==> flow/design.v <==
`timescale 1ns / 1ps
module decode(instr,opcode,rd_index,rs_index,rt_index,constant,shamt,address);
input [15:0] instr;
output [3:0] opcode;
output [2:0] rd_index,rs_index,rt_index,shamt;
output [5:0] constant;
output [8:0] address;
assign opcode   = instr[15:12];
assign rd_index = instr[11:9];
assign rs_index = instr[8:6];
assign rt_index = instr[5:3];
assign shamt    = instr[2:0];
assign constant = instr[5:0];
assign address  = instr[11:3];
endmodule
`timescale 1ns / 1ps
module control_unit(instr,opcode,rd_index,rs_index,rt_index,shamt,constant,address);
input [15:0] instr;
output  [3:0] opcode;
output  [2:0] rd_index,rs_index,rt_index,shamt;
output [5:0] constant;
output [8:0] address;
decode call(instr,opcode,rd_index,rs_index,rt_index,constant,shamt,address);
endmodule
`timescale 1ns / 1ps
module ALU(clk,reset,op_code,rd,rs,rt,rd_store,shamt,constant,hi,lo);
input clk,reset;
input [3:0] op_code;                   				  
input [15:0]rs,rt;  								        	  
input [15:0]rd_store;                                
input [5:0] constant;										  
input [2:0] shamt;                				        
reg [31:0] TEMP;                                      
wire [15:0] mem_addr;
output reg[15:0] rd;  							            
output reg[15:0] hi,lo;                             
reg [15:0] RAM [0:7];
assign mem_addr = rs + constant;
always @ (*)
	begin
		TEMP = rs * rt;  
		if(op_code== 0)					 
			begin                    
			rd = rs + rt; 
			end
		else if (op_code==1)				 
			begin               
			rd = rs << shamt;
			end
		else if (op_code==2)				 
			begin           
			rd = rs >> shamt; 
			end
		else if (op_code==4) 			 
			begin           
			rd = lo; 
			end
		else if (op_code==5) 			 
			begin           
			rd = hi;   
			end
		else if (op_code==6) 			 
			begin           
			rd = rs | rt; 
			end
		else if (op_code==7) 			 
			begin 
			rd = rs & rt; 
			end
		else if (op_code==8) 			 
			begin 
			rd = rs + constant; 
			end
		else if (op_code==9) 			 
			begin          
			rd = constant; 
			end         
		else if (op_code==10) 			 
			begin             
			rd = (mem_addr < 8) ? RAM [mem_addr[2:0]] : 16'd0;  
			end
		else   							 
			begin 
			rd = 0; 
			end
	end
always @ (posedge clk, posedge reset)
	begin
	if (reset)
		begin
		hi <= 0;
		lo <= 0;
		RAM[0] <= 16'b 0000000000000001;
		RAM[1] <= 16'b 0000000000000101;                      
		RAM[2] <= 16'b 0000000000000000;
		RAM[3] <= 16'b 0000000000000000;
		RAM[4] <= 16'b 0000000000000011;
		RAM[5] <= 16'b 0000000000000001;
		RAM[6] <= 16'b 0000000000000001;
		RAM[7] <= 16'b 0000000000000001;
		end
	else
		begin
		if (op_code == 3)
			begin
			hi <= TEMP[31:16];     			  
			lo <= TEMP[15:0];					 
			end
		if (op_code == 11 && mem_addr < 8)
			RAM[mem_addr[2:0]] <= rd_store;
		end
	end
endmodule
`timescale 1ns / 1ps
module data_path(clk,reset,op_code,rd_index,rs_index,rt_index,shamt,constant,rd_value,rs_value,rt_value,low,high,SR);
input clk,reset;
input [3:0] op_code;
input [2:0] rd_index, rs_index, rt_index, shamt;
input [5:0] constant;
output [15:0] rd_value;
output reg [15:0] rs_value,rt_value;
output [15:0] low,high;
output reg [15:0] SR;	
wire [15:0] hi,lo;
reg [3:0] flags;
reg wr_en;
reg [15:0] regfile[0:7];
always@(*)
	begin
     if (op_code>=0 && op_code<=7)		 
			begin
			rs_value=regfile[rs_index];
			rt_value=regfile[rt_index];
			end
    else if (op_code>=8 && op_code<=11)  
			begin
			rs_value=regfile[rs_index]; 
			rt_value=0;
			end
    else 
			begin 								 
			rs_value=0;
			rt_value=0; 
			end
	end
always @(*)
	begin	
	flags = 4'b0000;
	if(rs_value==rt_value)
			flags[3]=1;                                	    
	else if(rs_value<rt_value)
			flags[2]=1;                           		   	 
	else if(rs_value[15]==1 && rt_value[15]==1)
			flags[0]=1;                          			   
	else if(rs_value[15]==0 && rt_value[15]==0)
			flags[0]=1;                                 	  
	else if(rs_value[15:0] || rt_value[15:0])
			flags[1]=1;                          			  
	end
always @(*)
	begin
	wr_en = !(op_code == 3 || op_code >= 11);
	end
always @(posedge clk, posedge reset)
	begin
	if (reset)
		begin
		regfile[0] <= 7;
		regfile[1] <= 6;
		regfile[2] <= 5;
		regfile[3] <= 4;
		regfile[4] <= 3;
		regfile[5] <= 2;
		regfile[6] <= 1;
		regfile[7] <= 0;
		SR <= 16'b0000000000000000;
		end
	else
		begin
		if (wr_en)
			regfile[rd_index] <= rd_value;
		SR <= {12'b000000000000, flags};
		end
	end
assign low = lo;
assign high = hi;
ALU call(clk,reset,op_code,rd_value,rs_value,rt_value,regfile[rd_index],shamt,constant,hi,lo);
endmodule
`timescale 1ns / 1ps
module processor(clk,reset,instr,PC,opcode,rd_index,rs_index,rt_index,shamt,constant,address,rd_value,rs_value,rt_value,low_out,high_out,SR);
input clk,reset;
input [15:0] instr;							 
reg [7:0] pc;
output [7:0] PC;
output [3:0] opcode;
output [2:0] rd_index, rs_index, rt_index, shamt;
output [5:0] constant;
output [8:0] address;
output [15:0] rd_value,rs_value,rt_value,low_out,high_out,SR;
always @ (posedge clk,posedge reset)
begin
	if(reset==1)
		begin
		pc<=0;
		end
	else if (pc>14)								 
		begin
		pc <= 0;
		end
	else if(opcode>=12 && opcode<=14) 		 
		begin
		pc <= pc + address; 
		end
	else 
		begin
		pc <= pc + 1; 								 
		end
end
assign PC = pc;
wire [3:0] opcode;
wire [2:0] rd_index,rs_index,rt_index,shamt;
wire [5:0] constant;
wire [8:0] address;
control_unit cal1(instr,opcode,rd_index,rs_index,rt_index,shamt,constant,address);
data_path cal2(clk,reset,opcode,rd_index,rs_index,rt_index,shamt,constant,rd_value,rs_value,rt_value,low_out,high_out,SR);
endmodule 
From RTL to reports: processor
What the tools print for processor, step after step.
Line numbers count from 1 in the design file above.
Operators carry their Yosys type and port widths (W data, S select, Z words).
Library cell names are shortened.
{ "setup": {"design": "processor", "clk_port": "clk", "cell_library": "sky130hd", "lib_corner": "tt_025C_1v80"} }

After elaboration
Yosys after proc, flatten, opt, wreduce and memory -nomap, before mapping. Print and check cells are not counted. Equal cells are merged and count once.
{ "bits": {"clocked_rd_ports_x_width": 0, "latchBits": 0, "memories": 0, "romBits": 0, "ramBits": 0, "regBits": 300, "wordCells": 140} }
{ "classes": {"n_eq": 40, "n_cmp": 10, "n_shift": 2, "mux": 29, "bitwise": 5, "n_reduce_logical": 29, "n_div": 0, "addsub": 4, "multipliers": 1} }
{ "op_table": {"columns": ["cell", "count"], "rows": [
  ["$mul A16 B16 Y32", 1],
  ["$pmux W16 S8", 4],
  ["$mux W16", 14],
  ["$eq A3 B3 Y1 const B", 16],
  ["$reduce_and A2 Y1", 16],
  ["$eq A3 B2 Y1 const B", 8],
  ["$add A16 B16 Y16", 1],
  ["$lt A16 B16 Y1", 1],
  ["$eq A16 B16 Y1", 1],
  ["$and A16 B16 Y16", 1],
  ["$or A16 B16 Y16", 1],
  ["$logic_or A16 B16 Y1", 1],
  ["$shl A16 B3 Y16", 1],
  ["$shr A16 B3 Y16", 1],
  ["$lt A16 B4 Y1 const B", 1],
  ["$add A16 B6 Y16", 1],
  ["$eq A4 B3 Y1 const B", 4],
  ["$eq A4 B4 Y1 const B", 4],
  ["$mux W8", 2],
  ["$eq A3 B1 Y1 const B", 4],
  ["$logic_not A3 Y1", 4],
  ["$ge A4 B4 Y1 const B", 3],
  ["$eq A4 B2 Y1 const B", 2],
  ["$le A4 B4 Y1 const B", 2],
  ["$add A8 B1 Y8 const B", 1],
  ["$gt A8 B4 Y1 const B", 1],
  ["$add A8 B8 Y8", 1],
  ["$mux W1", 7]
]} }
Other operator kinds: 9; their cells: 16.

Depth
Longest topological path by Yosys (ltp), each cell counted once; first at word level (registers and memories cut), then after technology mapping (sequential cells cut; the memories' decode and read muxes count).
{ "depth": {"word_depth": 18, "abc_area": 0, "depth_mapped": 33} }

Netlist
Yosys stat after the flow's synthesis: flattened, memories mapped to cells. It holds for the ABC_AREA given above (unset counts as 0); a run with the other value may have another netlist.
Totals and module areas in this step are rounded.
{ "types": {"columns": ["cell_type", "count"], "rows": [
  ["dfrtp_1", 280],
  ["fa_1", 197],
  ["mux2_2", 282],
  ["ha_1", 166],
  ["nand2_1", 295],
  ["nor2_1", 270],
  ["inv_1", 260],
  ["mux4_2", 36],
  ["mux2i_1", 75],
  ["a21oi_1", 134],
  ["o21ai_0", 118],
  ["dfstp_2", 20],
  ["clkbuf_1", 125],
  ["buf_4", 48],
  ["a221oi_1", 36],
  ["xnor2_1", 32],
  ["nor3_1", 46],
  ["xor2_1", 25]
]} }
Other cell types: 74; their cells: 525.
{ "mapped": {"ff_cells": 300, "seqArea_um2": 7500, "stdcells": 2970, "n_buf": 220, "mapped_area_um2": 28000} }
By module: a second synthesis without flattening, with its own total; a netlist apart from the flattened one above.
{ "hier_totals": {"hier_cells": 3059, "hier_area_um2": 29000} }
Each row is one instance without its submodules.
{ "by_module": {"columns": ["module", "n_inst", "n_cells", "mod_area_um2"], "rows": [
  ["ALU", 1, 2097, 19000],
  ["data_path", 1, 868, 9000],
  ["processor", 1, 63, 610],
  ["decode", 1, 31, 230],
  ["control_unit", 1, 0, 0.0]
]} }

Timing after synthesis
OpenSTA on the mapped netlist: ideal clock, no wires. The path of least setup slack (recovery checks aside). Input and output delay are each 20% of the period. Register names are those of the netlist, which keeps one name where synthesis merged equal registers.
{ "synth_timing": {"path_kind": "input to register", "startpoint": "input instr[3]", "endpoint": "register cal2.call.hi[13]", "input_delay_ns": 1.700, "driving_pins": 29, "slack_ns": -1.164, "t_first_pin_ns": 1.700, "required_time_ns": 8.366, "arrival_time_ns": 9.531, "setup_ns": 0.134, "clock_period_ns": 8.5, "delay_ns": 7.965, "period_less_setup_slack_ns": 9.664} }
"delay_ns" = arrival - input delay + setup time.
"driving_pins": output pins that drive a net of the path, with the launching flip-flop's if there is one; two outputs of one cell count as two.
"period_less_setup_slack_ns" is the clock period less the worst setup slack; recovery checks do not enter. This is arithmetic on one report: input and output delays are still those of the set period (20% each).
Between the ends stands the longest chain of elaborated cells between them, by number of cells; it is not shown to be the way that was timed. Of several equally long chains one is given.
Each line given opens the expression or statement behind the cell; cells for indexed reads and writes are added by Yosys, which also makes memories of some case tables.
{ "synth_between": {"cell_sequence": "clkbuf_1 > buf_1 > buf_1 > mux2i_1 > a211oi_1 > a21oi_1 > nor3_1 > inv_1 > clkbuf_1 > nor2_1 > fa_1 > inv_1 > fa_1 > fa_1 > fa_1 > fa_1 > fa_1 > inv_1 > ha_1 > a21o_1 > a21oi_1 > o21ai_0 > o31ai_1 > a21o_1 > a21boi_0 > a311oi_1 > o21ai_0 > xnor2_1 > o21ai_0", "elab_chain_cells": 4} }
{ "synth_rtl": {"columns": ["element", "line", "rtl"], "rows": [
  ["start: declaration", 192, "input [15:0] instr;"],
  ["$eq A3 B3 Y1", 133, "rt_value=regfile[rt_index];"],
  ["$pmux W16 S8", 133, null],
  ["$mux W16", 130, "if (op_code>=0 && op_code<=7)"],
  ["$mul A16 B16 Y32", 41, "TEMP = rs * rt;"],
  ["end: assignment", 91, "hi <= 0;"],
  ["end: assignment", 106, "hi <= TEMP[31:16];"],
  ["end: declaration", 36, "output reg[15:0] hi,lo;"]
]} }

Path in the finished layout
From the final timing report of flow run B: the path of least setup slack in the routed layout; clock arrival at registers is part of the times.
{ "layout_timing": {"path_kind": "input to register", "startpoint": "input instr[6]", "endpoint": "register cal2.call.hi[12]", "required_time_ns": 7.96, "arrival_time_ns": 8.24, "slack_ns": -0.27, "t_first_pin_ns": 1.50, "setup_ns": 0.11, "clock_period_ns": 7.5, "input_delay_ns": 1.50, "driving_pins": 30} }
Between the ends stands the longest chain of elaborated cells between them, by number of cells; it is not shown to be the way that was timed. Of several equally long chains one is given.
{ "layout_between": {"cell_sequence": "bufbuf_16 > or3_4 > buf_12 > o22ai_2 > nor2_2 > buf_12 > inv_2 > buf_4 > nor2_4 > fa_1 > inv_2 > fa_2 > inv_1 > ha_1 > inv_1 > fa_2 > fa_2 > fa_1 > inv_2 > ha_4 > a21o_1 > a21oi_4 > o211ai_1 > a211oi_1 > a21bo_2 > o21a_1 > o211ai_1 > nand3b_1 > xor2_1 > mux2_2", "elab_chain_cells": 5} }
{ "layout_rtl": {"columns": ["element", "line", "rtl"], "rows": [
  ["start: declaration", 192, "input [15:0] instr;"],
  ["$eq A3 B3 Y1", 137, "rs_value=regfile[rs_index];"],
  ["$pmux W16 S8", 137, null],
  ["$mux W16", 135, "else if (op_code>=8 && op_code<=11)"],
  ["$mux W16", 130, "if (op_code>=0 && op_code<=7)"],
  ["$mul A16 B16 Y32", 41, "TEMP = rs * rt;"],
  ["end: assignment", 91, "hi <= 0;"],
  ["end: assignment", 106, "hi <= TEMP[31:16];"],
  ["end: declaration", 36, "output reg[15:0] hi,lo;"]
]} }

Wiki page: processor / flow data

Stored flow runs of processor (5 of them; Yosys, OpenROAD, sky130hd). They differ in their settings and are not a sequence. Constraints: input delay and output delay 20% of the set period each, output load 0.01 pF.
"period_less_ws_ns" is the run's clock period less its worst setup slack. It is reckoned from that one timing run; input and output delays stay at 20% of the period that was set.
Measured values are rounded.
[
  {
    "run": "flow run A",
    "settings": { "ABC_AREA": 1, "CAP_MARGIN": 5, "CELL_PAD_IN_SITES_DETAIL_PLACEMENT": 1, "CELL_PAD_IN_SITES_GLOBAL_PLACEMENT": 1, "CORE_ASPECT_RATIO": 1.65, "CORE_MARGIN": 7, "CORE_UTILIZATION": 68, "PLACE_DENSITY": 0.79, "SETUP_SLACK_MARGIN": 0.87, "TNS_END_PERCENT": 50, "period_ns": 12.5, "SLEW_MARGIN": 20 },
    "outcome": "not finished: placement ended with error GPL-0301"
  },
  {
    "run": "flow run B",
    "settings": { "CORE_UTILIZATION": 40, "period_ns": 7.5, "CAP_MARGIN": 20, "CORE_MARGIN": 2, "SLEW_MARGIN": 20 },
    "results": { "period_less_ws_ns": 7.775, "stdcell_area_um2": 39000, "synthArea_um2": 28000, "fin_hold_ws_ns": 0.50, "design_die_area_um2": 73000, "worst_setup_slack_ns": -0.27, "tns_setup_ns": -1.5 }
  },
  {
    "run": "flow run C",
    "settings": { "CELL_PAD_IN_SITES_GLOBAL_PLACEMENT": 0, "CORE_UTILIZATION": 43, "CTS_CLUSTER_DIAMETER": 311, "GPL_ROUTABILITY_DRIVEN": 1, "SLEW_MARGIN": 25, "period_ns": 4.93, "CAP_MARGIN": 20, "CORE_MARGIN": 2 },
    "results": { "design_die_area_um2": 68000, "period_less_ws_ns": 7.221, "synthArea_um2": 28000, "fin_hold_ws_ns": 0.51, "stdcell_area_um2": 42000, "worst_setup_slack_ns": -2.3, "tns_setup_ns": -230 }
  },
  {
    "run": "flow run D",
    "settings": { "CAP_MARGIN": 5, "CELL_PAD_IN_SITES_DETAIL_PLACEMENT": 1, "CELL_PAD_IN_SITES_GLOBAL_PLACEMENT": 0, "CORE_UTILIZATION": 40, "GPL_ROUTABILITY_DRIVEN": 0, "MAX_ROUTING_LAYER": "met4", "MIN_ROUTING_LAYER": "met2", "TNS_END_PERCENT": 75, "period_ns": 5.46, "CORE_MARGIN": 2, "SLEW_MARGIN": 20 },
    "outcome": "not finished: routing ended with error GRT-0116"
  },
  {
    "run": "flow run E",
    "settings": { "CORE_UTILIZATION": 40, "period_ns": 8.42, "CAP_MARGIN": 20, "CORE_MARGIN": 2, "SLEW_MARGIN": 20 },
    "results": { "period_less_ws_ns": 8.306, "synthArea_um2": 28000, "stdcell_area_um2": 36000, "fin_hold_ws_ns": 0.50, "tns_setup_ns": 0.000, "design_die_area_um2": 73000, "worst_setup_slack_ns": 0.11 }
  }
]
